==> flow/design.v <==
`timescale 1ns / 1ps
module dff(      
    input clk,  
    input rst,
    input D,     
    output reg Q
);
    always @(posedge clk) begin
        if (rst)
            Q <= 1'b0;
        else
            Q <= D;
    end
endmodule
module debouncer(
    input clk,  
    input rst,
    input btn_in, 
    output btn_out
    );
    wire Q1, Q2, Q2_bar;
    dff dff1(
        .clk (clk),
        .rst (rst),
        .D (btn_in),
        .Q (Q1)
    );
    dff dff2 (
        .clk (clk),
        .rst (rst),
        .D (Q1),
        .Q (Q2)
    );
    assign Q2_bar  = ~Q2;
    assign btn_out = Q2_bar & Q1;
endmodule
`timescale 1ns / 1ps
module select_phase(
    input clk,       
    input rst,
    input sel,       
    input [7: 0] seg,	 
    input [3: 0] an,		 
    output phase,	 
    output reg [27: 0] pships
    );
    reg [2: 0] sel_count;
    assign phase = (sel_count < 3'd4) ? 0: 1;
    reg [27: 0] guess_bit;
    always @* begin
        guess_bit = 28'd0;
        case (an)
            4'b1110: begin
                case (seg)
                    8'b11111110: guess_bit = 28'd1 << 1;
                    8'b11111101: guess_bit = 28'd1 << 0;
                    8'b11111011: guess_bit = 28'd1 << 4;
                    8'b11110111: guess_bit = 28'd1 << 3;
                    8'b11101111: guess_bit = 28'd1 << 2;
                    8'b11011111: guess_bit = 28'd1 << 6;
                    8'b10111111: guess_bit = 28'd1 << 5;
                    default: ;
                endcase
            end
            4'b1101: begin
                case (seg)
                    8'b11111110: guess_bit = 28'd1 << 8;
                    8'b11111101: guess_bit = 28'd1 << 7;
                    8'b11111011: guess_bit = 28'd1 << 11;
                    8'b11110111: guess_bit = 28'd1 << 10;
                    8'b11101111: guess_bit = 28'd1 << 9;
                    8'b11011111: guess_bit = 28'd1 << 13;
                    8'b10111111: guess_bit = 28'd1 << 12;
                    default: ;
                endcase
            end
            4'b1011: begin
                case (seg)
                    8'b11111110: guess_bit = 28'd1 << 15;
                    8'b11111101: guess_bit = 28'd1 << 14;
                    8'b11111011: guess_bit = 28'd1 << 18;
                    8'b11110111: guess_bit = 28'd1 << 17;
                    8'b11101111: guess_bit = 28'd1 << 16;
                    8'b11011111: guess_bit = 28'd1 << 20;
                    8'b10111111: guess_bit = 28'd1 << 19;
                    default: ;
                endcase
            end
            4'b0111: begin
                case (seg)
                    8'b11111110: guess_bit = 28'd1 << 22;
                    8'b11111101: guess_bit = 28'd1 << 21;
                    8'b11111011: guess_bit = 28'd1 << 25;
                    8'b11110111: guess_bit = 28'd1 << 24;
                    8'b11101111: guess_bit = 28'd1 << 23;
                    8'b11011111: guess_bit = 28'd1 << 27;
                    8'b10111111: guess_bit = 28'd1 << 26;
                    default: ;
                endcase
            end
            default: ;
        endcase      
    end
    always @ (posedge clk) begin
        if (rst) begin
            pships <= 0;
            sel_count <= 0;
        end
        else if(sel && sel_count < 4 && phase == 0) begin
            sel_count <= sel_count + 1'b1;     
            pships <= pships + guess_bit;
        end      
    end      
endmodule
`timescale 1ns / 1ps
module select(
    input clk,
    input rst,
    input phase,      
    input sel,       
    input btnU,      
    input btnD,      
    input btnR,      
    input btnL,      
    output reg [3: 0] an,
    output reg [7: 0] seg,
    output [27:0] pships,
    output [27:0] cships
    );
    always @ (posedge clk) begin
            if (rst) begin
                an <= 4'b1110;
                seg <= 8'b11111110;
            end
            else if (seg == 8'b11111110) begin
                if (btnR) begin
                    an <= (an == 4'b1110) ? 
                        4'b0111: (an >> 1'b1) | 4'd8;     
                end
                else begin
                    seg <= 
                    (btnL ? 8'b11111011:
                    btnU ? 8'b11111101: seg);
                end
            end
            else if (seg == 8'b11111101) begin
                if (btnR) begin
                    an <= (an == 4'b1110) ? 
                        4'b0111: (an >> 1'b1) | 4'd8;     
                end
                else begin
                    seg <= 
                    (btnL ? 8'b11110111:
                    btnD ? 8'b11111110: seg);
                end
            end
            else if (seg == 8'b11111011) begin
                seg <= 
                    (btnR ? 8'b11111110:
                    btnL? 8'b11011111:
                    btnU ? 8'b11110111: seg); 
            end
            else if(seg == 8'b11110111) begin
                seg <= 
                    (btnR ? 8'b11111101:
                    btnL ? 8'b10111111:
                    btnD ? 8'b11111011:
                    btnU ? 8'b11101111: seg); 
            end
            else if (seg == 8'b11101111) begin
                seg <= 
                    (btnR ? 8'b11111101:
                    btnL ? 8'b10111111:
                    btnD ? 8'b11110111: seg);
            end
            else if (seg == 8'b11011111) begin
                if (btnL) begin
                    an <= (an == 4'b0111) ?
                        4'b1110: ((an << 1) | 1'b1);     
                end
                else begin
                    seg <= 
                        (btnR ? 8'b11111011:    
                        btnU ? 8'b10111111: seg);
                end
            end
            else if (8'b10111111) begin
                if (btnL) begin 
                    an <= (an == 4'b0111) ?
                        4'b1110: ((an << 1) | 1'b1);     
                end
                else begin
                    seg <= 
                        (btnR ? 8'b11110111:
                        btnD ? 8'b11011111: seg);
                end
            end
            else begin
                seg <= seg;
            end
    end
endmodule
`timescale 1ns / 1ps
module game_phase(
    input clk,
    input sel,       
	 input sw,
	input rst,
	input phase,		 
    input [7: 0] seg,	 
    input [3: 0] an,		 
    output reg [27: 0] pships,  
    output reg [27: 0] sing_guess
    );
    reg [4: 0] sel_count;
    reg [27: 0] guess_bit;
    reg [27: 0] sing_bit;
    always @* begin
        guess_bit = 28'd0;
        sing_bit = 28'd0;
        case (an)
            4'b1110: begin
                case (seg)
                    8'b11111110: begin guess_bit = 28'd1 << 1; sing_bit = 28'd1 << 1; end
                    8'b11111101: begin guess_bit = 28'd1 << 0; sing_bit = 28'd1 << 0; end
                    8'b11111011: begin guess_bit = 28'd1 << 4; sing_bit = 28'd1 << 4; end
                    8'b11110111: begin guess_bit = 28'd1 << 3; sing_bit = 28'd1 << 3; end
                    8'b11101111: begin guess_bit = 28'd1 << 2; sing_bit = 28'd1 << 2; end
                    8'b11011111: begin guess_bit = 28'd1 << 6; sing_bit = 28'd1 << 6; end
                    8'b10111111: begin guess_bit = 28'd1 << 5; sing_bit = 28'd1 << 5; end
                    default: ;
                endcase
            end
            4'b1101: begin
                case (seg)
                    8'b11111110: begin guess_bit = 28'd1 << 8; sing_bit = 28'd1 << 5; end
                    8'b11111101: begin guess_bit = 28'd1 << 7; sing_bit = 28'd1 << 7; end
                    8'b11111011: begin guess_bit = 28'd1 << 11; sing_bit = 28'd1 << 11; end
                    8'b11110111: begin guess_bit = 28'd1 << 10; sing_bit = 28'd1 << 10; end
                    8'b11101111: begin guess_bit = 28'd1 << 9; sing_bit = 28'd1 << 9; end
                    8'b11011111: begin guess_bit = 28'd1 << 13; sing_bit = 28'd1 << 13; end
                    8'b10111111: begin guess_bit = 28'd1 << 12; sing_bit = 28'd1 << 12; end
                    default: ;
                endcase
            end
            4'b1011: begin
                case (seg)
                    8'b11111110: begin guess_bit = 28'd1 << 15; sing_bit = 28'd1 << 15; end
                    8'b11111101: begin guess_bit = 28'd1 << 14; sing_bit = 28'd1 << 14; end
                    8'b11111011: begin guess_bit = 28'd1 << 18; sing_bit = 28'd1 << 18; end
                    8'b11110111: begin guess_bit = 28'd1 << 17; sing_bit = 28'd1 << 17; end
                    8'b11101111: begin guess_bit = 28'd1 << 16; sing_bit = 28'd1 << 16; end
                    8'b11011111: begin guess_bit = 28'd1 << 20; sing_bit = 28'd1 << 20; end
                    8'b10111111: begin guess_bit = 28'd1 << 19; sing_bit = 28'd1 << 19; end
                    default: ;
                endcase
            end
            4'b0111: begin
                case (seg)
                    8'b11111110: begin guess_bit = 28'd1 << 22; sing_bit = 28'd1 << 22; end
                    8'b11111101: begin guess_bit = 28'd1 << 21; sing_bit = 28'd1 << 21; end
                    8'b11111011: begin guess_bit = 28'd1 << 25; sing_bit = 28'd1 << 25; end
                    8'b11110111: begin guess_bit = 28'd1 << 24; sing_bit = 28'd1 << 24; end
                    8'b11101111: begin guess_bit = 28'd1 << 23; sing_bit = 28'd1 << 23; end
                    8'b11011111: begin guess_bit = 28'd1 << 27; sing_bit = 28'd1 << 27; end
                    8'b10111111: begin guess_bit = 28'd1 << 26; sing_bit = 28'd1 << 26; end
                    default: ;
                endcase
            end
            default: ;
        endcase      
    end
    always @ (posedge clk) begin
		if (rst) begin
				sel_count <= 0;
				pships <= 0;
				sing_guess <= 0;
        end else if(!sw && sel && phase) begin
            sel_count <= sel_count + 1'b1;     
            if (guess_bit != 28'd0) begin
                pships <= pships | guess_bit;
                sing_guess <= sing_bit;
            end
        end      
    end      
endmodule
`timescale 1ns / 1ps
module correct_guess_counter(
    input clk,      
    input rst,
    input sel,
    input phase,
    input sw,
    input [27: 0] c_curr_guess,
    input [27: 0] p_curr_guess,
    input [27: 0] cships,
    input [27: 0] pships,
    output finish
    );
    reg [2: 0] c_correct;
    reg [2: 0] p_correct;
    assign finish = (c_correct >= 4 || p_correct >= 4);
    always @(posedge clk) begin
        if (rst) begin
            c_correct <= 0;
            p_correct <= 0;
        end
        else if(phase && sw && sel) begin 
            c_correct <= c_correct + |(pships & c_curr_guess);
        end
        else if(phase && sel && !sw) begin      
            p_correct <= p_correct + |(cships & p_curr_guess);
        end
    end
endmodule
`timescale 1ns / 1ps
module c_guess_generator
(
    input clk,       
    input rst,
	input sel,
    input sw,        
	input phase,
    output reg [27: 0] comp_guess,
    output reg [27: 0] sing_guess
);
    reg [4:0] counter;
    reg [27: 0] guess;
    always @* begin
        case (counter)
            5'd0: guess = 28'h0000020;    
            5'd1: guess = 28'h0000040;    
            5'd2: guess = 28'h0010000;    
            5'd3: guess = 28'h0400000;    
            5'd4: guess = 28'h0000004;    
            5'd5: guess = 28'h0000080;    
            5'd6: guess = 28'h0000400;    
            5'd7: guess = 28'h0000200;    
            5'd8: guess = 28'h2000000;    
            5'd9: guess = 28'h0080000;    
            5'd10: guess = 28'h4000000;    
            5'd11: guess = 28'h0004000;    
            5'd12: guess = 28'h0000010;    
            5'd13: guess = 28'h0000800;    
            5'd14: guess = 28'h0000100;    
            5'd15: guess = 28'h0000008;    
            5'd16: guess = 28'h0040000;    
            5'd17: guess = 28'h0000001;    
            5'd18: guess = 28'h0002000;    
            5'd19: guess = 28'h0001000;    
            5'd20: guess = 28'h0800000;    
            5'd21: guess = 28'h0100000;    
            5'd22: guess = 28'h0200000;    
            5'd23: guess = 28'h1000000;    
            5'd24: guess = 28'h8000000;    
            5'd25: guess = 28'h0000002;    
            5'd26: guess = 28'h0008000;    
            5'd27: guess = 28'h0020000;    
            default: guess = 28'h0000000;
        endcase
    end
    always @ (posedge clk) begin
		if (rst) begin
			  counter <= 0;
			  comp_guess <= 0;
			  sing_guess <= 0;
        end else if (sw && sel && phase && counter < 5'd28) begin         
            comp_guess <= comp_guess | guess;
            sing_guess <= guess;
            counter <= counter + 1;
        end      
    end      
endmodule
`timescale 1ns / 1ps
module vga640x480(
	input clk,		 
	input phase,			 
    input finish,
	input rst,			 
	input [27: 0] pships,		 
	input [27: 0] cships,		 
	input [27: 0] pguess,		 
	input [27: 0] cguess,		 
	output hsync,		 
	output vsync,		 
	output reg [2:0] red,	 
	output reg [2:0] green,  
	output reg [1:0] blue	 
	);
    reg [27: 0] p_guess_res;
    reg [27: 0] c_guess_res;
    parameter hpixels = 800; 
    parameter vlines = 521;  
    parameter hpulse = 96; 	 
    parameter vpulse = 2; 	 
    parameter hbp = 144; 	 
    parameter hfp = 784; 	 
    parameter vbp = 31; 		 
    parameter vfp = 511; 	 
    parameter mid_v = 271 ;	 
    parameter ship_len = 70;	 
    parameter ship_w = 20; 	 
    parameter in_ship_sep = 10;  
    parameter vf_off = 60;	 
    parameter vb_off = 60;	 
    parameter vm_off = 30;   
    parameter horiz_sep = 24 ; 	 
    parameter c_sh1_x = hfp - horiz_sep - ship_w;
    parameter c_sh1_y = vbp + vb_off;
    parameter c_sh2_x = c_sh1_x;
    parameter c_sh2_y = c_sh1_y + ship_len + in_ship_sep;
    parameter c_sh3_x = c_sh1_x - ship_len - in_ship_sep;
    parameter c_sh3_y = c_sh1_y;
    parameter c_sh4_x = c_sh3_x;
    parameter c_sh4_y = c_sh3_y + ship_len;
    parameter c_sh5_x = c_sh4_x;
    parameter c_sh5_y = c_sh4_y + (in_ship_sep + ship_len - ship_w);
    parameter c_sh6_x = c_sh3_x - ship_w - in_ship_sep;
    parameter c_sh6_y = c_sh1_y;
    parameter c_sh7_x = c_sh6_x;
    parameter c_sh7_y = c_sh6_y + ship_len + in_ship_sep;
    parameter c_sh8_x = c_sh6_x - horiz_sep - ship_w;
    parameter c_sh8_y = vbp + vb_off;
    parameter c_sh9_x = c_sh8_x;
    parameter c_sh9_y = c_sh8_y + ship_len + in_ship_sep;
    parameter c_sh10_x = c_sh8_x - ship_len - in_ship_sep;
    parameter c_sh10_y = c_sh8_y;
    parameter c_sh11_x = c_sh10_x;
    parameter c_sh11_y = c_sh10_y + ship_len;
    parameter c_sh12_x = c_sh10_x;
    parameter c_sh12_y = c_sh11_y + (in_ship_sep + ship_len - ship_w);
    parameter c_sh13_x = c_sh10_x - ship_w - in_ship_sep;
    parameter c_sh13_y = c_sh8_y;
    parameter c_sh14_x = c_sh13_x;
    parameter c_sh14_y = c_sh13_y + ship_len + in_ship_sep;
    parameter c_sh15_x = c_sh13_x - horiz_sep - ship_w;
    parameter c_sh15_y = vbp + vb_off;
    parameter c_sh16_x = c_sh15_x;
    parameter c_sh16_y = c_sh15_y + ship_len + in_ship_sep;
    parameter c_sh17_x = c_sh15_x - ship_len - in_ship_sep;
    parameter c_sh17_y = c_sh15_y;
    parameter c_sh18_x = c_sh17_x;
    parameter c_sh18_y = c_sh17_y + ship_len;
    parameter c_sh19_x = c_sh17_x;
    parameter c_sh19_y = c_sh18_y + (in_ship_sep + ship_len - ship_w);
    parameter c_sh20_x = c_sh17_x - ship_w - in_ship_sep;
    parameter c_sh20_y = c_sh15_y;
    parameter c_sh21_x = c_sh20_x;
    parameter c_sh21_y = c_sh20_y + ship_len + in_ship_sep;
    parameter c_sh22_x = c_sh20_x - horiz_sep - ship_w;
    parameter c_sh22_y = vbp + vb_off;
    parameter c_sh23_x = c_sh22_x;
    parameter c_sh23_y = c_sh22_y + ship_len + in_ship_sep;
    parameter c_sh24_x = c_sh22_x - ship_len - in_ship_sep;
    parameter c_sh24_y = c_sh22_y;
    parameter c_sh25_x = c_sh24_x;
    parameter c_sh25_y = c_sh24_y + ship_len;
    parameter c_sh26_x = c_sh24_x;
    parameter c_sh26_y = c_sh25_y + (in_ship_sep + ship_len - ship_w);
    parameter c_sh27_x = c_sh24_x - ship_w - in_ship_sep;
    parameter c_sh27_y = c_sh22_y;
    parameter c_sh28_x = c_sh27_x;
    parameter c_sh28_y = c_sh27_y + ship_len + in_ship_sep;
	parameter p_sh1_x = hfp - horiz_sep - ship_w;
	parameter p_sh1_y = mid_v + vm_off;
	parameter p_sh2_x = p_sh1_x;
	parameter p_sh2_y = p_sh1_y + ship_len + in_ship_sep;
	parameter p_sh3_x = p_sh1_x - ship_len - in_ship_sep;
	parameter p_sh3_y = p_sh1_y;
	parameter p_sh4_x = p_sh3_x;
	parameter p_sh4_y = p_sh3_y + ship_len;
	parameter p_sh5_x = p_sh4_x;
	parameter p_sh5_y = p_sh4_y + (in_ship_sep + ship_len - ship_w);
	parameter p_sh6_x = p_sh3_x - ship_w - in_ship_sep;
	parameter p_sh6_y = p_sh1_y;
	parameter p_sh7_x = p_sh6_x;
	parameter p_sh7_y = p_sh6_y + ship_len + in_ship_sep;
	parameter p_sh8_x = p_sh6_x - horiz_sep - ship_w;
	parameter p_sh8_y = mid_v + vm_off;
	parameter p_sh9_x = p_sh8_x;
	parameter p_sh9_y = p_sh8_y + ship_len + in_ship_sep;
	parameter p_sh10_x = p_sh8_x - ship_len - in_ship_sep;
	parameter p_sh10_y = p_sh8_y;
	parameter p_sh11_x = p_sh10_x;
	parameter p_sh11_y = p_sh10_y + ship_len;
	parameter p_sh12_x = p_sh10_x;
	parameter p_sh12_y = p_sh11_y + (in_ship_sep + ship_len - ship_w);
	parameter p_sh13_x = p_sh10_x - ship_w - in_ship_sep;
	parameter p_sh13_y = p_sh8_y;
	parameter p_sh14_x = p_sh13_x;
	parameter p_sh14_y = p_sh13_y + ship_len + in_ship_sep;
	parameter p_sh15_x = p_sh13_x - horiz_sep - ship_w;
	parameter p_sh15_y = mid_v + vm_off;
	parameter p_sh16_x = p_sh15_x;
	parameter p_sh16_y = p_sh15_y + ship_len + in_ship_sep;
	parameter p_sh17_x = p_sh15_x - ship_len - in_ship_sep;
	parameter p_sh17_y = p_sh15_y;
	parameter p_sh18_x = p_sh17_x;
	parameter p_sh18_y = p_sh17_y + ship_len;
	parameter p_sh19_x = p_sh17_x;
	parameter p_sh19_y = p_sh18_y + (in_ship_sep + ship_len - ship_w);
	parameter p_sh20_x = p_sh17_x - ship_w - in_ship_sep;
	parameter p_sh20_y = p_sh15_y;
	parameter p_sh21_x = p_sh20_x;
	parameter p_sh21_y = p_sh20_y + ship_len + in_ship_sep;
	parameter p_sh22_x = p_sh20_x - horiz_sep - ship_w;
	parameter p_sh22_y = mid_v + vm_off;
	parameter p_sh23_x = p_sh22_x;
	parameter p_sh23_y = p_sh22_y + ship_len + in_ship_sep;
	parameter p_sh24_x = p_sh22_x - ship_len - in_ship_sep;
	parameter p_sh24_y = p_sh22_y;
	parameter p_sh25_x = p_sh24_x;
	parameter p_sh25_y = p_sh24_y + ship_len;
	parameter p_sh26_x = p_sh24_x;
	parameter p_sh26_y = p_sh25_y + (in_ship_sep + ship_len - ship_w);
	parameter p_sh27_x = p_sh24_x - ship_w - in_ship_sep;
	parameter p_sh27_y = p_sh22_y;
	parameter p_sh28_x = p_sh27_x;
	parameter p_sh28_y = p_sh27_y + ship_len + in_ship_sep;
    reg [9:0] hc;
    reg [9:0] vc;
    always @(posedge clk)
    begin
        if (rst) begin
            hc <= 0;
            vc <= 0;
        end
        else if (hc < hpixels - 1)
            hc <= hc + 1;
        else
        begin
            hc <= 0;
            if (vc < vlines - 1)
                vc <= vc + 1;
            else
                vc <= 0;
        end
    end
    assign hsync = (hc < hpulse) ? 0:1;
    assign vsync = (vc < vpulse) ? 0:1;
    always @(posedge clk) begin
      if (rst) begin
        p_guess_res = 0;
        c_guess_res = 0;
        green = 3'b000;
        red = 3'b000;
        blue = 2'b00;
      end
      else begin
        if(phase) begin
            p_guess_res = p_guess_res | (cships & pguess);   
            c_guess_res = c_guess_res | (pships & cguess);   
        end
        if (vc >= c_sh1_y && vc < c_sh1_y + ship_len && hc >= c_sh1_x && hc < c_sh1_x + ship_w) begin
            if (phase && p_guess_res[0] && pguess[0] && !finish) begin
                green = 3'b000;
                red = 3'b111;
                blue = 2'b00;
            end
            else if (phase && !p_guess_res[0] && pguess[0] && !finish) begin
                green = 3'b000;
                red = 3'b000;
                blue = 2'b11;
            end
            else begin
                green = 3'b101;
                red = 3'b101;
                blue = 2'b10;
            end
        end
        else if (vc >= c_sh2_y && vc < c_sh2_y + ship_len && hc >= c_sh2_x && hc < c_sh2_x  + ship_w) begin
            if (phase && p_guess_res[1] && pguess[1] && !finish) begin
                green = 3'b000;
                red = 3'b111;
                blue = 2'b00;
            end
            else if (phase && !p_guess_res[1] && pguess[1] && !finish) begin
                green = 3'b000;
                red = 3'b000;
                blue = 2'b11;
            end
            else begin
                green = 3'b101;
                red = 3'b101;
                blue = 2'b10;
            end
        end
        else if (vc >= c_sh3_y && vc < c_sh3_y + ship_w && hc >= c_sh3_x && hc < c_sh3_x + ship_len) begin
            if (phase && p_guess_res[2] && pguess[2] && !finish) begin
                green = 3'b000;
                red = 3'b111;
                blue = 2'b00;
            end
            else if (phase && !p_guess_res[2] && pguess[2] && !finish) begin
                green = 3'b000;
                red = 3'b000;
                blue = 2'b11;
            end
            else begin
                green = 3'b101;
                red = 3'b101;
                blue = 2'b10;
            end
        end
        else if (vc >= c_sh4_y && vc < c_sh4_y + ship_w && hc >= c_sh4_x && hc < c_sh4_x + ship_len) begin
            if (phase && p_guess_res[3] && pguess[3] && !finish) begin
                green = 3'b000;
                red = 3'b111;
                blue = 2'b00;
            end
            else if (phase && !p_guess_res[3] && pguess[3] && !finish) begin
                green = 3'b000;
                red = 3'b000;
                blue = 2'b11;
            end
            else begin
                green = 3'b101;
                red = 3'b101;
                blue = 2'b10;
            end
        end
        else if (vc >= c_sh5_y && vc < c_sh5_y + ship_w && hc >= c_sh5_x && hc < c_sh5_x + ship_len) begin
            if (phase && p_guess_res[4] && pguess[4] && !finish) begin
                green = 3'b000;
                red = 3'b111;
                blue = 2'b00;
            end
            else if (phase && !p_guess_res[4] && pguess[4] && !finish) begin
                green = 3'b000;
                red = 3'b000;
                blue = 2'b11;
            end
            else begin
                green = 3'b101;
                red = 3'b101;
                blue = 2'b10;
            end
        end
        else if (vc >= c_sh6_y && vc < c_sh6_y + ship_len && hc >= c_sh6_x && hc < c_sh6_x + ship_w) begin
            if (phase && p_guess_res[5] && pguess[5] && !finish) begin
                green = 3'b000;
                red = 3'b111;
                blue = 2'b00;
            end
            else if (phase && !p_guess_res[5] && pguess[5] && !finish) begin
                green = 3'b000;
                red = 3'b000;
                blue = 2'b11;
            end
            else begin
                green = 3'b101;
                red = 3'b101;
                blue = 2'b10;
            end
        end
        else if (vc >= c_sh7_y && vc < c_sh7_y + ship_len && hc >= c_sh7_x && hc < c_sh7_x + ship_w) begin
            if (phase && p_guess_res[6] && pguess[6] && !finish) begin
                green = 3'b000;
                red = 3'b111;
                blue = 2'b00;
            end
            else if (phase && !p_guess_res[6] && pguess[6] && !finish) begin
                green = 3'b000;
                red = 3'b000;
                blue = 2'b11;
            end
            else begin
                green = 3'b101;
                red = 3'b101;
                blue = 2'b10;
            end
        end
        else if (vc >= c_sh8_y && vc < c_sh8_y + ship_len && hc >= c_sh8_x && hc < c_sh8_x + ship_w) begin
            if (phase && p_guess_res && pguess[7] && !finish) begin
                green = 3'b000;
                red = 3'b111;
                blue = 2'b00;
            end
            else if (phase && !p_guess_res && pguess[7] && !finish) begin
                green = 3'b000;
                red = 3'b000;
                blue = 2'b11;
            end
            else begin
                green = 3'b101;
                red = 3'b101;
                blue = 2'b10;
            end
        end
        else if (vc >= c_sh9_y && vc < c_sh9_y + ship_len && hc >= c_sh9_x && hc < c_sh9_x + ship_w) begin
            if (phase && p_guess_res[8] && pguess[8] && !finish) begin
                green = 3'b000;
                red = 3'b111;
                blue = 2'b00;
            end
            else if (phase && !p_guess_res[8] && pguess[8] && !finish) begin
                green = 3'b000;
                red = 3'b000;
                blue = 2'b11;
            end
            else begin
                green = 3'b101;
                red = 3'b101;
                blue = 2'b10;
            end
        end
        else if (vc >= c_sh10_y && vc < c_sh10_y + ship_w && hc >= c_sh10_x && hc < c_sh10_x + ship_len) begin
            if (phase && p_guess_res[9] && pguess[9] && !finish) begin
                green = 3'b000;
                red = 3'b111;
                blue = 2'b00;
            end
            else if (phase && !p_guess_res[9] && pguess[9] && !finish) begin
                green = 3'b000;
                red = 3'b000;
                blue = 2'b11;
            end
            else begin
                green = 3'b101;
                red = 3'b101;
                blue = 2'b10;
            end
        end
        else if (vc >= c_sh11_y && vc < c_sh11_y + ship_w && hc >= c_sh11_x && hc < c_sh11_x + ship_len) begin
            if (phase && p_guess_res[10] && pguess[10] && !finish) begin
                green = 3'b000;
                red = 3'b111;
                blue = 2'b00;
            end
            else if (phase && !p_guess_res[10] && pguess[10] && !finish) begin
                green = 3'b000;
                red = 3'b000;
                blue = 2'b11;
            end
            else begin
                green = 3'b101;
                red = 3'b101;
                blue = 2'b10;
            end
        end
        else if (vc >= c_sh12_y && vc < c_sh12_y + ship_w && hc >= c_sh12_x && hc < c_sh12_x + ship_len) begin
            if (phase && p_guess_res[11] && pguess[11] && !finish) begin
                green = 3'b000;
                red = 3'b111;
                blue = 2'b00;
            end
            else if (phase && !p_guess_res[11] && pguess[11] && !finish) begin
                green = 3'b000;
                red = 3'b000;
                blue = 2'b11;
            end
            else begin
                green = 3'b101;
                red = 3'b101;
                blue = 2'b10;
            end
        end
        else if (vc >= c_sh13_y && vc < c_sh13_y + ship_len && hc >= c_sh13_x && hc < c_sh13_x + ship_w) begin
            if (phase && p_guess_res[12] && pguess[12] && !finish) begin
                green = 3'b000;
                red = 3'b111;
                blue = 2'b00;
            end
            else if (phase && !p_guess_res[12] && pguess[12] && !finish) begin
                green = 3'b000;
                red = 3'b000;
                blue = 2'b11;
            end
            else begin
                green = 3'b101;
                red = 3'b101;
                blue = 2'b10;
            end
        end
        else if (vc >= c_sh14_y && vc < c_sh14_y + ship_len && hc >= c_sh14_x && hc < c_sh14_x + ship_w) begin
            if (phase && p_guess_res[13] && pguess[13] && !finish) begin
                green = 3'b000;
                red = 3'b111;
                blue = 2'b00;
            end
            else if (phase && !p_guess_res[13] && pguess[13] && !finish) begin
                green = 3'b000;
                red = 3'b000;
                blue = 2'b11;
            end
            else begin
                green = 3'b101;
                red = 3'b101;
                blue = 2'b10;
            end
        end
        else if (vc >= c_sh15_y && vc < c_sh15_y + ship_len && hc >= c_sh15_x && hc < c_sh15_x + ship_w) begin
            if (phase && p_guess_res[14] && pguess[14] && !finish) begin
                green = 3'b000;
                red = 3'b111;
                blue = 2'b00;
            end
            else if (phase && !p_guess_res[14] && pguess[14] && !finish) begin
                green = 3'b000;
                red = 3'b000;
                blue = 2'b11;
            end
            else begin
                green = 3'b101;
                red = 3'b101;
                blue = 2'b10;
            end
        end
        else if (vc >= c_sh16_y && vc < c_sh16_y + ship_len && hc >= c_sh16_x && hc < c_sh16_x + ship_w) begin
            if (phase && p_guess_res[15] && pguess[15] && !finish) begin
                green = 3'b000;
                red = 3'b111;
                blue = 2'b00;
            end
            else if (phase && !p_guess_res[15] && pguess[15] && !finish) begin
                green = 3'b000;
                red = 3'b000;
                blue = 2'b11;
            end
            else begin
                green = 3'b101;
                red = 3'b101;
                blue = 2'b10;
            end
        end
        else if (vc >= c_sh17_y && vc < c_sh17_y + ship_w && hc >= c_sh17_x && hc < c_sh17_x + ship_len) begin
            if (phase && p_guess_res[16] && pguess[16] && !finish) begin
                green = 3'b000;
                red = 3'b111;
                blue = 2'b00;
            end
            else if (phase && !p_guess_res[16] && pguess[16] && !finish) begin
                green = 3'b000;
                red = 3'b000;
                blue = 2'b11;
            end
            else begin
                green = 3'b101;
                red = 3'b101;
                blue = 2'b10;
            end
        end
        else if (vc >= c_sh18_y && vc < c_sh18_y + ship_w && hc >= c_sh18_x && hc < c_sh18_x + ship_len) begin
            if (phase && p_guess_res[17] && pguess[17] && !finish) begin
                green = 3'b000;
                red = 3'b111;
                blue = 2'b00;
            end
            else if (phase && !p_guess_res[17] && pguess[17] && !finish) begin
                green = 3'b000;
                red = 3'b000;
                blue = 2'b11;
            end
            else begin
                green = 3'b101;
                red = 3'b101;
                blue = 2'b10;
            end
        end
        else if (vc >= c_sh19_y && vc < c_sh19_y + ship_w && hc >= c_sh19_x && hc < c_sh19_x + ship_len) begin
            if (phase && p_guess_res[18] && pguess[18] && !finish) begin
                green = 3'b000;
                red = 3'b111;
                blue = 2'b00;
            end
            else if (phase && !p_guess_res[18] && pguess[18] && !finish) begin
                green = 3'b000;
                red = 3'b000;
                blue = 2'b11;
            end
            else begin
                green = 3'b101;
                red = 3'b101;
                blue = 2'b10;
            end
        end
        else if (vc >= c_sh20_y && vc < c_sh20_y + ship_len && hc >= c_sh20_x && hc < c_sh20_x + ship_w) begin
            if (phase && p_guess_res[19] && pguess[19] && !finish) begin
                green = 3'b000;
                red = 3'b111;
                blue = 2'b00;
            end
            else if (phase && !p_guess_res[19] && pguess[19] && !finish) begin
                green = 3'b000;
                red = 3'b000;
                blue = 2'b11;
            end
            else begin
                green = 3'b101;
                red = 3'b101;
                blue = 2'b10;
            end
        end
        else if (vc >= c_sh21_y && vc < c_sh21_y + ship_len && hc >= c_sh21_x && hc < c_sh21_x + ship_w) begin
            if (phase && p_guess_res[20] && pguess[20] && !finish) begin
                green = 3'b000;
                red = 3'b111;
                blue = 2'b00;
            end
            else if (phase && !p_guess_res[20] && pguess[20] && !finish) begin
                green = 3'b000;
                red = 3'b000;
                blue = 2'b11;
            end
            else begin
                green = 3'b101;
                red = 3'b101;
                blue = 2'b10;
            end
        end
        else if (vc >= c_sh22_y && vc < c_sh15_y + ship_len && hc >= c_sh22_x && hc < c_sh22_x + ship_w) begin
            if (phase && p_guess_res[21] && pguess[21] && !finish) begin
                green = 3'b000;
                red = 3'b111;
                blue = 2'b00;
            end
            else if (phase && !p_guess_res[21] && pguess[21] && !finish) begin
                green = 3'b000;
                red = 3'b000;
                blue = 2'b11;
            end
            else begin
                green = 3'b101;
                red = 3'b101;
                blue = 2'b10;
            end
        end
        else if (vc >= c_sh23_y && vc < c_sh23_y + ship_len && hc >= c_sh23_x && hc < c_sh23_x + ship_w) begin
            if (phase && p_guess_res[22] && pguess[22] && !finish) begin
                green = 3'b000;
                red = 3'b111;
                blue = 2'b00;
            end
            else if (phase && !p_guess_res[22] && pguess[22] && !finish) begin
                green = 3'b000;
                red = 3'b000;
                blue = 2'b11;
            end
            else begin
                green = 3'b101;
                red = 3'b101;
                blue = 2'b10;
            end
        end
        else if (vc >= c_sh24_y && vc < c_sh24_y + ship_w && hc >= c_sh24_x && hc < c_sh24_x + ship_len) begin
            if (phase && p_guess_res[23] && pguess[23] && !finish) begin
                green = 3'b000;
                red = 3'b111;
                blue = 2'b00;
            end
            else if (phase && !p_guess_res[23] && pguess[23] && !finish) begin
                green = 3'b000;
                red = 3'b000;
                blue = 2'b11;
            end
            else begin
                green = 3'b101;
                red = 3'b101;
                blue = 2'b10;
            end
        end
        else if (vc >= c_sh25_y && vc < c_sh25_y + ship_w && hc >= c_sh26_x && hc < c_sh26_x + ship_len) begin
            if (phase && p_guess_res[24] && pguess[24] && !finish) begin
                green = 3'b000;
                red = 3'b111;
                blue = 2'b00;
            end
            else if (phase && !p_guess_res[24] && pguess[24] && !finish) begin
                green = 3'b000;
                red = 3'b000;
                blue = 2'b11;
            end
            else begin
                green = 3'b101;
                red = 3'b101;
                blue = 2'b10;
            end
        end
        else if (vc >= c_sh26_y && vc < c_sh26_y + ship_w && hc >= c_sh26_x && hc < c_sh26_x + ship_len) begin
            if (phase && p_guess_res[25] && pguess[25] && !finish) begin
                green = 3'b000;
                red = 3'b111;
                blue = 2'b00;
            end
            else if (phase && !p_guess_res[25] && pguess[25] && !finish) begin
                green = 3'b000;
                red = 3'b000;
                blue = 2'b11;
            end
            else begin
                green = 3'b101;
                red = 3'b101;
                blue = 2'b10;
            end
        end
        else if (vc >= c_sh27_y && vc < c_sh27_y + ship_len && hc >= c_sh27_x && hc < c_sh27_x + ship_w) begin
            if (phase && p_guess_res[26] && pguess[26] && !finish) begin
                green = 3'b000;
                red = 3'b111;
                blue = 2'b00;
            end
            else if (phase && !p_guess_res[26] && pguess[26] && !finish) begin
                green = 3'b000;
                red = 3'b000;
                blue = 2'b11;
            end
            else begin
                green = 3'b101;
                red = 3'b101;
                blue = 2'b10;
            end
        end
        else if (vc >= c_sh28_y && vc < c_sh28_y + ship_len && hc >= c_sh28_x && hc < c_sh28_x + ship_w) begin
            if (phase && p_guess_res[27] && pguess[27] && !finish) begin
                green = 3'b000;
                red = 3'b111;
                blue = 2'b00;
            end
            else if (phase && !p_guess_res[27] && pguess[27] && !finish) begin
                green = 3'b000;
                red = 3'b000;
                blue = 2'b11;
            end
            else begin
                green = 3'b101;
                red = 3'b101;
                blue = 2'b10;
            end
        end
		else if (vc >= p_sh1_y && vc < p_sh1_y + ship_len && hc >= p_sh1_x && hc < p_sh1_x + ship_w) begin
				if (phase && c_guess_res[0] && cguess[0] && !finish) begin
					green = 3'b000;
					red = 3'b111;
					blue = 2'b00;
				end
				else if (pships[0] && !finish) begin
					green = 3'b111;
					red = 3'b111;
					blue = 2'b11;
				end
				else if (phase && !c_guess_res[0] && cguess[0] && !finish) begin
					green = 3'b000;
					red = 3'b000;
					blue = 2'b11;
				end
				else begin
					green = 3'b101;
					red = 3'b101;
					blue = 2'b10;
				end
		end
		else if (vc >= p_sh2_y && vc < p_sh2_y + ship_len && hc >= p_sh2_x && hc < p_sh2_x  + ship_w) begin
				if (phase && c_guess_res[1] && cguess[1] && !finish) begin
					green = 3'b000;
					red = 3'b111;
					blue = 2'b00;
				end
				else if (pships[1] && !finish) begin
					green = 3'b111;
					red = 3'b111;
					blue = 2'b11;
				end
				else if (phase && !c_guess_res[1] && cguess[1] && !finish) begin
					green = 3'b000;
					red = 3'b000;
					blue = 2'b11;
				end
				else begin
					green = 3'b101;
					red = 3'b101;
					blue = 2'b10;
				end
		end
		else if (vc >= p_sh3_y && vc < p_sh3_y + ship_w && hc >= p_sh3_x && hc < p_sh3_x + ship_len) begin
				if (phase && c_guess_res[2] && cguess[2] && !finish) begin
					green = 3'b000;
					red = 3'b111;
					blue = 2'b00;
				end
				else if (pships[2] && !finish) begin
					green = 3'b111;
					red = 3'b111;
					blue = 2'b11;
				end
				else if (phase && !c_guess_res[2] && cguess[2] && !finish) begin
					green = 3'b000;
					red = 3'b000;
					blue = 2'b11;
				end
				else begin
					green = 3'b101;
					red = 3'b101;
					blue = 2'b10;
				end
		end
		else if (vc >= p_sh4_y && vc < p_sh4_y + ship_w && hc >= p_sh4_x && hc < p_sh4_x + ship_len) begin
				if (phase && c_guess_res[3] && cguess[3] && !finish) begin
					green = 3'b000;
					red = 3'b111;
					blue = 2'b00;
				end
				else if (pships[3] && !finish) begin
					green = 3'b111;
					red = 3'b111;
					blue = 2'b11;
				end
				else if (phase && !c_guess_res[3] && cguess[3] && !finish) begin
					green = 3'b000;
					red = 3'b000;
					blue = 2'b11;
				end
				else begin
					green = 3'b101;
					red = 3'b101;
					blue = 2'b10;
				end
		end
		else if (vc >= p_sh5_y && vc < p_sh5_y + ship_w && hc >= p_sh5_x && hc < p_sh5_x + ship_len) begin
				if (phase && c_guess_res[4] && cguess[4] && !finish) begin
					green = 3'b000;
					red = 3'b111;
					blue = 2'b00;
				end
				else if (pships[4] && !finish) begin
					green = 3'b111;
					red = 3'b111;
					blue = 2'b11;
				end
				else if (phase && !c_guess_res[4] && cguess[4] && !finish) begin
					green = 3'b000;
					red = 3'b000;
					blue = 2'b11;
				end
				else begin
					green = 3'b101;
					red = 3'b101;
					blue = 2'b10;
				end
		end
		else if (vc >= p_sh6_y && vc < p_sh6_y + ship_len && hc >= p_sh6_x && hc < p_sh6_x + ship_w) begin
				if (phase && c_guess_res[5] && cguess[5] && !finish) begin
					green = 3'b000;
					red = 3'b111;
					blue = 2'b00;
				end
				else if (pships[5] && !finish) begin
					green = 3'b111;
					red = 3'b111;
					blue = 2'b11;
				end
				else if (phase && !c_guess_res[5] && cguess[5] && !finish) begin
					green = 3'b000;
					red = 3'b000;
					blue = 2'b11;
				end
				else begin
					green = 3'b101;
					red = 3'b101;
					blue = 2'b10;
				end
		end
		else if (vc >= p_sh7_y && vc < p_sh7_y + ship_len && hc >= p_sh7_x && hc < p_sh7_x + ship_w) begin
				if (phase && c_guess_res[6] && cguess[6] && !finish) begin
					green = 3'b000;
					red = 3'b111;
					blue = 2'b00;
				end
				else if (pships[6] && !finish) begin
					green = 3'b111;
					red = 3'b111;
					blue = 2'b11;
				end
				else if (phase && !c_guess_res[6] && cguess[6] && !finish) begin
					green = 3'b000;
					red = 3'b000;
					blue = 2'b11;
				end
				else begin
					green = 3'b101;
					red = 3'b101;
					blue = 2'b10;
				end
		end
		else if (vc >= p_sh8_y && vc < p_sh8_y + ship_len && hc >= p_sh8_x && hc < p_sh8_x + ship_w) begin
				if (phase && c_guess_res[7] && cguess[7] && !finish) begin
					green = 3'b000;
					red = 3'b111;
					blue = 2'b00;
				end
				else if (pships[7] && !finish) begin
					green = 3'b111;
					red = 3'b111;
					blue = 2'b11;
				end
				else if (phase && !c_guess_res[7] && cguess[7] && !finish) begin
					green = 3'b000;
					red = 3'b000;
					blue = 2'b11;
				end
				else begin
					green = 3'b101;
					red = 3'b101;
					blue = 2'b10;
				end
		end
		else if (vc >= p_sh9_y && vc < p_sh9_y + ship_len && hc >= p_sh9_x && hc < p_sh9_x + ship_w) begin
				if (phase && c_guess_res[8] && cguess[8] && !finish) begin
					green = 3'b000;
					red = 3'b111;
					blue = 2'b00;
				end
				else if (pships[8] && !finish) begin
					green = 3'b111;
					red = 3'b111;
					blue = 2'b11;
				end
				else if (phase && !c_guess_res[8] && cguess[8] && !finish) begin
					green = 3'b000;
					red = 3'b000;
					blue = 2'b11;
				end
				else begin
					green = 3'b101;
					red = 3'b101;
					blue = 2'b10;
				end
		end
		else if (vc >= p_sh10_y && vc < p_sh10_y + ship_w && hc >= p_sh10_x && hc < p_sh10_x + ship_len) begin
				if (phase && c_guess_res[9] && cguess[9] && !finish) begin
					green = 3'b000;
					red = 3'b111;
					blue = 2'b00;
				end
				else if (pships[9] && !finish) begin
					green = 3'b111;
					red = 3'b111;
					blue = 2'b11;
				end
				else if (phase && !c_guess_res[9] && cguess[9] && !finish) begin
					green = 3'b000;
					red = 3'b000;
					blue = 2'b11;
				end
				else begin
					green = 3'b101;
					red = 3'b101;
					blue = 2'b10;
				end
		end
		else if (vc >= p_sh11_y && vc < p_sh11_y + ship_w && hc >= p_sh11_x && hc < p_sh11_x + ship_len) begin
				if (phase && c_guess_res[10] && cguess[10] && !finish) begin
					green = 3'b000;
					red = 3'b111;
					blue = 2'b00;
				end
				else if (pships[10] && !finish) begin
					green = 3'b111;
					red = 3'b111;
					blue = 2'b11;
				end
				else if (phase && !c_guess_res[10] && cguess[10] && !finish) begin
					green = 3'b000;
					red = 3'b000;
					blue = 2'b11;
				end
				else begin
					green = 3'b101;
					red = 3'b101;
					blue = 2'b10;
				end
		end
		else if (vc >= p_sh12_y && vc < p_sh12_y + ship_w && hc >= p_sh12_x && hc < p_sh12_x + ship_len) begin
				if (phase && c_guess_res[11] && cguess[11] && !finish) begin
					green = 3'b000;
					red = 3'b111;
					blue = 2'b00;
				end
				else if (pships[11] && !finish) begin
					green = 3'b111;
					red = 3'b111;
					blue = 2'b11;
				end
				else if (phase && !c_guess_res[11] && cguess[11] && !finish) begin
					green = 3'b000;
					red = 3'b000;
					blue = 2'b11;
				end
				else begin
					green = 3'b101;
					red = 3'b101;
					blue = 2'b10;
				end
		end
		else if (vc >= p_sh13_y && vc < p_sh13_y + ship_len && hc >= p_sh13_x && hc < p_sh13_x + ship_w) begin
				if (phase && c_guess_res[12] && cguess[12] && !finish) begin
					green = 3'b000;
					red = 3'b111;
					blue = 2'b00;
				end
				else if (pships[12] && !finish) begin
					green = 3'b111;
					red = 3'b111;
					blue = 2'b11;
				end
				else if (phase && !c_guess_res[12] && cguess[12] && !finish) begin
					green = 3'b000;
					red = 3'b000;
					blue = 2'b11;
				end
				else begin
					green = 3'b101;
					red = 3'b101;
					blue = 2'b10;
				end
		end
		else if (vc >= p_sh14_y && vc < p_sh14_y + ship_len && hc >= p_sh14_x && hc < p_sh14_x + ship_w) begin
				if (phase && c_guess_res[13] && cguess[13] && !finish) begin
					green = 3'b000;
					red = 3'b111;
					blue = 2'b00;
				end
				else if (pships[13] && !finish) begin
					green = 3'b111;
					red = 3'b111;
					blue = 2'b11;
				end
				else if (phase && !c_guess_res[13] && cguess[13] && !finish) begin
					green = 3'b000;
					red = 3'b000;
					blue = 2'b11;
				end
				else begin
					green = 3'b101;
					red = 3'b101;
					blue = 2'b10;
				end
		end
		else if (vc >= p_sh15_y && vc < p_sh15_y + ship_len && hc >= p_sh15_x && hc < p_sh15_x + ship_w) begin
				if (phase && c_guess_res[14] && cguess[14] && !finish) begin
					green = 3'b000;
					red = 3'b111;
					blue = 2'b00;
				end
				else if (pships[14] && !finish) begin
					green = 3'b111;
					red = 3'b111;
					blue = 2'b11;
				end
				else if (phase && !c_guess_res[14] && cguess[14] && !finish) begin
					green = 3'b000;
					red = 3'b000;
					blue = 2'b11;
				end
				else begin
					green = 3'b101;
					red = 3'b101;
					blue = 2'b10;
				end
		end
		else if (vc >= p_sh16_y && vc < p_sh16_y + ship_len && hc >= p_sh16_x && hc < p_sh16_x + ship_w) begin
				if (phase && c_guess_res[15] && cguess[15] && !finish) begin
					green = 3'b000;
					red = 3'b111;
					blue = 2'b00;
				end
				else if (pships[15] && !finish) begin
					green = 3'b111;
					red = 3'b111;
					blue = 2'b11;
				end
				else if (phase && !c_guess_res[15] && cguess[15] && !finish) begin
					green = 3'b000;
					red = 3'b000;
					blue = 2'b11;
				end
				else begin
					green = 3'b101;
					red = 3'b101;
					blue = 2'b10;
				end
		end
		else if (vc >= p_sh17_y && vc < p_sh17_y + ship_w && hc >= p_sh17_x && hc < p_sh17_x + ship_len) begin
				if (phase && c_guess_res[16] && cguess[16] && !finish) begin
					green = 3'b000;
					red = 3'b111;
					blue = 2'b00;
				end
				else if (pships[16] && !finish) begin
					green = 3'b111;
					red = 3'b111;
					blue = 2'b11;
				end
				else if (phase && !c_guess_res[16] && cguess[16] && !finish) begin
					green = 3'b000;
					red = 3'b000;
					blue = 2'b11;
				end
				else begin
					green = 3'b101;
					red = 3'b101;
					blue = 2'b10;
				end
		end
		else if (vc >= p_sh18_y && vc < p_sh18_y + ship_w && hc >= p_sh18_x && hc < p_sh18_x + ship_len) begin
				if (phase && c_guess_res[17] && cguess[17] && !finish) begin
					green = 3'b000;
					red = 3'b111;
					blue = 2'b00;
				end
				else if (pships[17] && !finish) begin
					green = 3'b111;
					red = 3'b111;
					blue = 2'b11;
				end
				else if (phase && !c_guess_res[17] && cguess[17] && !finish) begin
					green = 3'b000;
					red = 3'b000;
					blue = 2'b11;
				end
				else begin
					green = 3'b101;
					red = 3'b101;
					blue = 2'b10;
				end
		end
		else if (vc >= p_sh19_y && vc < p_sh19_y + ship_w && hc >= p_sh19_x && hc < p_sh19_x + ship_len) begin
				if (phase && c_guess_res[18] && cguess[18] && !finish) begin
					green = 3'b000;
					red = 3'b111;
					blue = 2'b00;
				end
				else if (pships[18] && !finish) begin
					green = 3'b111;
					red = 3'b111;
					blue = 2'b11;
				end
				else if (phase && !c_guess_res[18] && cguess[18] && !finish) begin
					green = 3'b000;
					red = 3'b000;
					blue = 2'b11;
				end
				else begin
					green = 3'b101;
					red = 3'b101;
					blue = 2'b10;
				end
		end
		else if (vc >= p_sh20_y && vc < p_sh20_y + ship_len && hc >= p_sh20_x && hc < p_sh20_x + ship_w) begin
				if (phase && c_guess_res[19] && cguess[19] && !finish) begin
					green = 3'b000;
					red = 3'b111;
					blue = 2'b00;
				end
				else if (pships[19] && !finish) begin
					green = 3'b111;
					red = 3'b111;
					blue = 2'b11;
				end
				else if (phase && !c_guess_res[19] && cguess[19] && !finish) begin
					green = 3'b000;
					red = 3'b000;
					blue = 2'b11;
				end
				else begin
					green = 3'b101;
					red = 3'b101;
					blue = 2'b10;
				end
		end
		else if (vc >= p_sh21_y && vc < p_sh21_y + ship_len && hc >= p_sh21_x && hc < p_sh21_x + ship_w) begin
				if (phase && c_guess_res[20] && cguess[20] && !finish) begin
					green = 3'b000;
					red = 3'b111;
					blue = 2'b00;
				end
				else if (pships[20] && !finish) begin
					green = 3'b111;
					red = 3'b111;
					blue = 2'b11;
				end
				else if (phase && !c_guess_res[20] && cguess[20] && !finish) begin
					green = 3'b000;
					red = 3'b000;
					blue = 2'b11;
				end
				else begin
					green = 3'b101;
					red = 3'b101;
					blue = 2'b10;
				end
		end
		else if (vc >= p_sh22_y && vc < p_sh15_y + ship_len && hc >= p_sh22_x && hc < p_sh22_x + ship_w) begin
				if (phase && c_guess_res[21] && cguess[21] && !finish) begin
					green = 3'b000;
					red = 3'b111;
					blue = 2'b00;
				end
				else if (pships[21] && !finish) begin
					green = 3'b111;
					red = 3'b111;
					blue = 2'b11;
				end
				else if (phase && !c_guess_res[21] && cguess[21] && !finish) begin
					green = 3'b000;
					red = 3'b000;
					blue = 2'b11;
				end
				else begin
					green = 3'b101;
					red = 3'b101;
					blue = 2'b10;
				end
		end
		else if (vc >= p_sh23_y && vc < p_sh23_y + ship_len && hc >= p_sh23_x && hc < p_sh23_x + ship_w) begin
				if (phase && c_guess_res[22] && cguess[22] && !finish) begin
					green = 3'b000;
					red = 3'b111;
					blue = 2'b00;
				end
				else if (pships[22] && !finish) begin
					green = 3'b111;
					red = 3'b111;
					blue = 2'b11;
				end
				else if (phase && !c_guess_res[22] && cguess[22] && !finish) begin
					green = 3'b000;
					red = 3'b000;
					blue = 2'b11;
				end
				else begin
					green = 3'b101;
					red = 3'b101;
					blue = 2'b10;
				end
		end
		else if (vc >= p_sh24_y && vc < p_sh24_y + ship_w && hc >= p_sh24_x && hc < p_sh24_x + ship_len) begin
				if (phase && c_guess_res[23] && cguess[23] && !finish) begin
					green = 3'b000;
					red = 3'b111;
					blue = 2'b00;
				end
				else if (pships[23] && !finish) begin
					green = 3'b111;
					red = 3'b111;
					blue = 2'b11;
				end
				else if (phase && !c_guess_res[23] && cguess[23] && !finish) begin
					green = 3'b000;
					red = 3'b000;
					blue = 2'b11;
				end
				else begin
					green = 3'b101;
					red = 3'b101;
					blue = 2'b10;
				end
		end
		else if (vc >= p_sh25_y && vc < p_sh25_y + ship_w && hc >= p_sh26_x && hc < p_sh26_x + ship_len) begin
				if (phase && c_guess_res[24] && cguess[24] && !finish) begin
					green = 3'b000;
					red = 3'b111;
					blue = 2'b00;
				end
				else if (pships[24] && !finish) begin
					green = 3'b111;
					red = 3'b111;
					blue = 2'b11;
				end
				else if (phase && !c_guess_res[24] && cguess[24] && !finish) begin
					green = 3'b000;
					red = 3'b000;
					blue = 2'b11;
				end
				else begin
					green = 3'b101;
					red = 3'b101;
					blue = 2'b10;
				end
		end
		else if (vc >= p_sh26_y && vc < p_sh26_y + ship_w && hc >= p_sh26_x && hc < p_sh26_x + ship_len) begin
				if (phase && c_guess_res[25] && cguess[25] && !finish) begin
					green = 3'b000;
					red = 3'b111;
					blue = 2'b00;
				end
				else if (pships[25] && !finish) begin
					green = 3'b111;
					red = 3'b111;
					blue = 2'b11;
				end
				else if (phase && !c_guess_res[25] && cguess[25] && !finish) begin
					green = 3'b000;
					red = 3'b000;
					blue = 2'b11;
				end
				else begin
					green = 3'b101;
					red = 3'b101;
					blue = 2'b10;
				end
		end
		else if (vc >= p_sh27_y && vc < p_sh27_y + ship_len && hc >= p_sh27_x && hc < p_sh27_x + ship_w) begin
				if (phase && c_guess_res[26] && cguess[26] && !finish) begin
					green = 3'b000;
					red = 3'b111;
					blue = 2'b00;
				end
				else if (pships[26] && !finish) begin
					green = 3'b111;
					red = 3'b111;
					blue = 2'b11;
				end
				else if (phase && !c_guess_res[26] && cguess[26] && !finish) begin
					green = 3'b000;
					red = 3'b000;
					blue = 2'b11;
				end
				else begin
					green = 3'b101;
					red = 3'b101;
					blue = 2'b10;
				end
		end
		else if (vc >= p_sh28_y && vc < p_sh28_y + ship_len && hc >= p_sh28_x && hc < p_sh28_x + ship_w) begin
				if (phase && c_guess_res[27] && cguess[27] && !finish) begin
					green = 3'b000;
					red = 3'b111;
					blue = 2'b00;
				end
				else if (pships[27] && !finish) begin
					green = 3'b111;
					red = 3'b111;
					blue = 2'b11;
				end
				else if (phase && !c_guess_res[27] && cguess[27] && !finish) begin
					green = 3'b000;
					red = 3'b000;
					blue = 2'b11;
				end
				else begin
					green = 3'b101;
					red = 3'b101;
					blue = 2'b10;
				end
		end
        else begin
            green = 3'b000;
            red = 3'b000;
            blue = 2'b00;
        end
      end
    end
endmodule
`timescale 1ns / 1ps
module battle_ship(
      input wire clk,			 
      input wire clr,
      input wire btnU,
      input wire btnD,
      input wire btnR,
      input wire btnL,
      input wire sel,
	    input sw,
      output wire [2:0] red,	 
      output wire [2:0] green,   
      output wire [1:0] blue,	     
      output wire [3:0] an,
      output wire [7:0] seg,
      output wire hsync,		 
      output wire vsync			 
	);
	wire clock_4Hz = clk;
	wire clock_25Mhz = clk;
	wire turn;
	wire phase;
  wire finish;
	wire [27: 0] pships;
	wire [27: 0] cships;
  wire [27: 0] c_curr_guess;
  wire [27: 0] p_curr_guess;
	assign cships = 28'b1000000100010000000000010000;
	wire db_btnR;
	wire db_btnL;
	wire db_btnU;
	wire db_btnD;
	wire db_btnSel;
	wire db_btnRst;
	debouncer db_r(
    .clk (clock_4Hz),
		.rst (clr),
    .btn_in (btnR),
    .btn_out (db_btnR)
	);
	debouncer db_l(
		.clk (clock_4Hz),
		.rst (clr),
		.btn_in (btnL),
		.btn_out (db_btnL)
	);
	debouncer db_u(
		.clk (clock_4Hz),
		.rst (clr),
		.btn_in (btnU),
		.btn_out (db_btnU)
	);
	debouncer db_d(
		.clk (clock_4Hz),
		.rst (clr),
		.btn_in (btnD),
		.btn_out (db_btnD)
	);
	debouncer db_sel(
		.clk (clock_4Hz),
		.rst (clr),
		.btn_in (sel),
		.btn_out (db_btnSel)
	);
	assign db_btnRst = clr;
	wire [27:0] cguess;
	wire [27:0] pguess;
	vga640x480 myDisplay(
		.clk(clock_25Mhz),
		.rst(clr),
		.phase(phase),
    .finish (finish),
		.cships(cships),
		.pships(pships),
		.hsync(hsync),
		.vsync(vsync),
		.cguess(cguess),
		.pguess(pguess),
		.red(red),
		.green(green),
		.blue(blue)
	);
	select_phase confirm_select(
		.clk (clock_4Hz),
		.rst (clr),
		.sel (db_btnSel),
		.seg (seg),
		.an (an),
		.phase (phase),
		.pships (pships)
	);
	select mySelections(
		.clk (clock_4Hz),
		.rst (db_btnRst),     	 
		.phase (phase),   		 
		.sel  (db_btnSel),     	 
		.btnU (db_btnU),
		.btnR (db_btnR),
		.btnL (db_btnL),
		.btnD (db_btnD),
		.seg (seg),
		.an (an)
	);
  correct_guess_counter correct_guesses(
      .clk (clock_4Hz),
      .rst (clr),
      .sel (db_btnSel),
      .phase(phase),
      .sw (sw),
      .c_curr_guess (c_curr_guess),
      .p_curr_guess (p_curr_guess),
      .cships (cships),
      .pships (pships),
      .finish (finish)
  ); 
	game_phase myGame(     
		.clk (clock_4Hz),
		.sel (db_btnSel),    
		.rst (db_btnRst),
		.phase (phase),	
		.sw (sw),
		.seg (seg),
		.an (an),
		.pships (pguess),     
    .sing_guess (p_curr_guess)     
	);
	c_guess_generator cguesses
	(
		 .clk (clock_4Hz),
		 .sel (db_btnSel),          
		 .rst (db_btnRst),
		 .sw (sw),
		 .phase (phase),
		 .comp_guess (cguess),
     .sing_guess (c_curr_guess)    
	);
endmodule
======== Reports on battle_ship ========
Tool output for the design above, in the order of the flow.
Line numbers count from 1 in the design file above.
Operators: Yosys type, input widths -> output width; for muxes data width and select width s.
Library cell names are shortened.
A cell with n/a has no value.
inputs
  top module .............................. battle_ship
  clock input ............................. clk
  library ................................. sky130hd
  timing corner ........................... tt_025C_1v80

======== Word-level counts ========
Counts by Yosys on the flattened word-level netlist (proc, flatten, opt, wreduce; memories kept). Print and check cells are left out.
Yosys's memory passes give these memory sizes; they may raise the number of words (mostly to a power of two), join words into wider ones and drop unused or constant bits.
cells by class
  equality and inequality tests ........... 23
  magnitude comparators ................... 49
  reductions and logical operators ........ 566
  multiplexer cells ....................... 558
  bitwise gates (word level) .............. 19
  $add $sub $neg .......................... 7
operators with widths
  kind                   count
  $mux 3                 308
  $logic_and 1x1->1      496
  $mux 2                 140
  $pmux 28 s4            2
  $mux 8                 28
  $pmux 28 s7            1
  $pmux 14 s7            2
  $pmux 21 s7            1
  $or 28x28->28          4
  $mux 28                4
  $ge 10x9->1 const B    10
  $lt 10x9->1 const B    10
  $lt 10x10->1 const B   7
  $mux 1                 59
  $logic_not 1->1        57
  $and 28x28->28         2
  $eq 8x8->1 const B     7
  $ge 10x8->1 const B    5
  $pmux 7 s7             1
  $ge 10x10->1 const B   4
  $lt 10x8->1 const B    4
  $mux 4                 9
  $logic_and 1x28->1     1
  $add 28x28->28         1
  $logic_not 28->1       1
  $reduce_bool 28->1     1
  $reduce_or 28->1       1
  $add 10x1->10 const B  2
Other operator kinds: 30; their cells: 54.
bit counts
  input bits .............................. 8
  memory bits (read-only) ................. 896
  cells after elaboration ................. 1251
  memories kept ........................... 1
  clocked read ports x word width ......... 28
  output and inout port bits .............. 22
  register bits ........................... 260
memory list
  name              words  bits a word  rd ports  wr ports  line  source
  (name not given)  32     28           1         0         330   case (counter)

======== Logic depth ========
Depth = most cells in a row (Yosys ltp): at word level without a register or memory, in the mapped netlist without a sequential cell, where the memories' decode and read muxes count.
logic depth
  word-level depth ........................ 67
  ABC_AREA ................................ 0
  mapped depth ............................ 21
  gate-level depth less buffers ........... 20

======== Netlist ========
Source: synth_stat.txt of the flow (Yosys; design flattened, memories mapped). It holds for the ABC_AREA given above (unset counts as 0); a run with the other value may have another netlist.
The area totals of this step are shown rounded.
cells by type
  type      count  total area (um2)
  dfxtp_1   237    4744.55
  nor2_1    307    1.15E+03
  a21oi_1   192    960.922
  nand2_1   220    825.792
  ha_1      38     475.456
  a31oi_1   66     412.896
  o21ai_0   72     360.346
  nand3_1   63     315.302
  nor3_1    46     230.221
  clkbuf_1  60     225.216
  xnor2_1   24     210.202
  nand4_1   28     175.168
  buf_6     15     168.912
  o22ai_1   26     162.656
  nor2b_1   22     137.632
  and3_1    20     125.12
  xor2_1    14     122.618
  a22oi_1   15     112.608
Not listed: further types 85, cells in them 383.
synthesis totals
  mapped area ............................. 13900 um2
  sequential area ......................... 4740 um2
  buffers ................................. 111
  cells in the netlist .................... 1848
  mapped flip-flops ....................... 237
The figures by module come from a second, unflattened synthesis with its own total; it is not the netlist above.
second synthesis, totals
  cells (unflattened synthesis) ........... 2413
  area total of the unflattened synthesis .. 18500 um2
Rows give one instance, submodules left out.
modules
  module                 cells  area (um2)  times used  seq. area (um2)
  vga640x480             1168   7860        1           1640
  c_guess_generator      334    3050        1           1780
  select_phase           385    2830        1           621
  game_phase             241    2360        1           1100
  select                 193    1450        1           220
  correct_guess_counter  65     564         1           120
  dff                    2      33.8        10          20.0
  debouncer              1      13.8        5           0.0
  battle_ship            2      7.5         1           0.0

======== Worst setup path after synthesis ========
Source: OpenSTA report_checks on the synthesized netlist (no wires, ideal clock, input and output delay 20% of the period each), path of least setup slack; recovery checks are left aside. Register names are those of the netlist, which keeps one name where synthesis merged equal registers.
path after synthesis
  path type ............................... register to register
  start ................................... reg mySelections.seg[3]
  end ..................................... reg confirm_select.pships[27]
  launch time at the first pin ............ 0.000 ns
  period .................................. 10.0 ns
  data required time ...................... 9.930 ns
  stages .................................. 20
  arrival time ............................ 3.761 ns
  path slack .............................. 6.169 ns
  delay of the path ....................... 3.831 ns
  synthesis period reached ................ 3.831 ns
"delay of the path" is the arrival time less input delay plus setup time.
"stages": output pins that drive a net of the path, with the launching flip-flop's if there is one; two outputs of one cell count as two.
"synthesis period reached" = period - worst setup slack (recovery checks aside). The figure is calculated, with input and output delays left at 20% of the set period.
The rows between start and end are the longest chain of elaborated cells between them; the timing report does not say that the signal goes this way. Where chains are equally long, one stands for them.
Each line given opens the expression or statement behind the cell; cells for indexed reads and writes are added by Yosys, which also makes memories of some case tables.
A register here has more assigning lines than the two given.
between the ends, after synthesis
  cells stage by stage .................... dfxtp_1 > clkbuf_1 > nand4_1 > inv_1 > and2_1 > nand3b_1 > nor2_1 > ha_1 > a211oi_1 > o21a_1 > or3_1 > a31oi_1 > a2bb2oi_2 > a41oi_1 > a21oi_1 > nand4_1 > and4b_1 > xor2_1 > or3_1 > a21oi_1
  length of the longest elaborated chain .. 4
  elaborated cells on any way between the ends .. 13
RTL lines, path after synthesis
  item            line  source
  from (decl)     126   output reg [7: 0] seg,
  from (assign)   141   seg <=
  from (assign)   152   seg <=
  $eq 8x8->1      90    case (seg)
  $pmux 28 s7     90
  $pmux 28 s4     52    case (an)
  $add 28x28->28  111   pships <= pships + guess_bit;
  to (assign)     106   pships <= 0;
  to (assign)     111
  to (decl)       45    output reg [27: 0] pships

======== Timing after layout ========
Path of least setup slack in the final report of stored run 1 (OpenROAD, finished layout, wires in). Where an end is a register, its clock arrival counts in the times.
path after layout
  path type ............................... register to register
  start ................................... reg mySelections.seg[1]
  end ..................................... reg confirm_select.pships[27]
  arrival time ............................ 4.78 ns
  stages .................................. 18
  data required time ...................... 5.23 ns
  launch time at the first pin ............ 0.55 ns
  period .................................. 4.75 ns
  path slack .............................. 0.45 ns
The rows between start and end are the longest chain of elaborated cells between them; the timing report does not say that the signal goes this way. Where chains are equally long, one stands for them.
A register here has more assigning lines than the two given.
between the ends, after layout
  cells stage by stage .................... dfxtp_1 > and3_1 > and3_1 > nand3b_1 > nor2_1 > ha_1 > o21ai_0 > o21a_1 > or3_1 > a31oi_1 > a2bb2oi_2 > a41oi_1 > a21oi_1 > nand4_1 > and4b_1 > xor2_1 > or3_1 > a21oi_1
  length of the longest elaborated chain .. 4
  elaborated cells on any way between the ends .. 13
RTL lines, path after layout
  item            line  source
  from (decl)     126   output reg [7: 0] seg,
  from (assign)   141   seg <=
  from (assign)   152   seg <=
  $eq 8x8->1      90    case (seg)
  $pmux 28 s7     90
  $pmux 28 s4     52    case (an)
  $add 28x28->28  111   pships <= pships + guess_bit;
  to (assign)     106   pships <= 0;
  to (assign)     111
  to (decl)       45    output reg [27: 0] pships

## Implementation results

Top module battle_ship; platform sky130hd; tools Yosys and OpenROAD; 4 stored runs in no particular order. Input and output delays are each 20% of the period that was set; the output load is 0.01 pF.
"achieved clock period" is the run's clock period less its worst setup slack. It is reckoned from that one timing run; input and output delays stay at 20% of the period that was set.
"time used up by the worst setup path" means the part of the period allowed to the worst setup path (the constraints hold back 20% at inputs and 20% at outputs) less its slack; where the path has registers, the arrival times of their clocks count too.
The results are shown rounded.

---- stored run 1 ----
settings
  period_ns = 4.75
  CAP_MARGIN = 20
  CORE_MARGIN = 2
  CORE_UTILIZATION = 40
  SLEW_MARGIN = 20
results
  chip area after synthesis (Yosys) ....... 13900 um2
  overall die area ........................ 36200 um2
  standard-cell area after layout ......... 15400 um2
  final design utilization ................ 44.7%
  setup slack of the worst path ........... 0.450 ns
  sum of negative setup slack ............. 0.000 ns
  achieved clock period ................... 4.300 ns
  time used up by the worst setup path .... 4.30 ns
  type of the worst setup path ............ register to register

---- stored run 2 ----
settings
  CAP_MARGIN = 0
  CELL_PAD_IN_SITES_DETAIL_PLACEMENT = 1
  CELL_PAD_IN_SITES_GLOBAL_PLACEMENT = 0
  CORE_ASPECT_RATIO = 0.64
  CORE_MARGIN = 10
  CORE_UTILIZATION = 51
  CTS_CLUSTER_SIZE = 91
  GPL_ROUTABILITY_DRIVEN = 0
  MAX_ROUTING_LAYER = met5
  PLACE_DENSITY_LB_ADDON = 0.18
  SETUP_SLACK_MARGIN = 1.14
  TNS_END_PERCENT = 75
  period_ns = 3.8
  SLEW_MARGIN = 20
results
  unfinished; error GRT-0232 in routing

---- stored run 3 ----
settings
  period_ns = 10.0
  CAP_MARGIN = 20
  CORE_MARGIN = 2
  CORE_UTILIZATION = 40
  SLEW_MARGIN = 20
results
  chip area after synthesis (Yosys) ....... 13900 um2
  overall die area ........................ 36200 um2
  standard-cell area after layout ......... 15300 um2
  final design utilization ................ 44.5%
  setup slack of the worst path ........... 5.34 ns
  sum of negative setup slack ............. 0.000 ns
  achieved clock period ................... 4.662 ns
  time used up by the worst setup path .... 2.66 ns
  type of the worst setup path ............ input to register

---- stored run 4 ----
settings
  ABC_AREA = 0
  CORE_UTILIZATION = 65
  GPL_ROUTABILITY_DRIVEN = 1
  MAX_ROUTING_LAYER = met5
  PLACE_DENSITY_LB_ADDON = 0.24
  SETUP_SLACK_MARGIN = 0.35
  period_ns = 2.75
  CAP_MARGIN = 20
  CORE_MARGIN = 2
  SLEW_MARGIN = 20
results
  unfinished; error GRT-0232 in routing
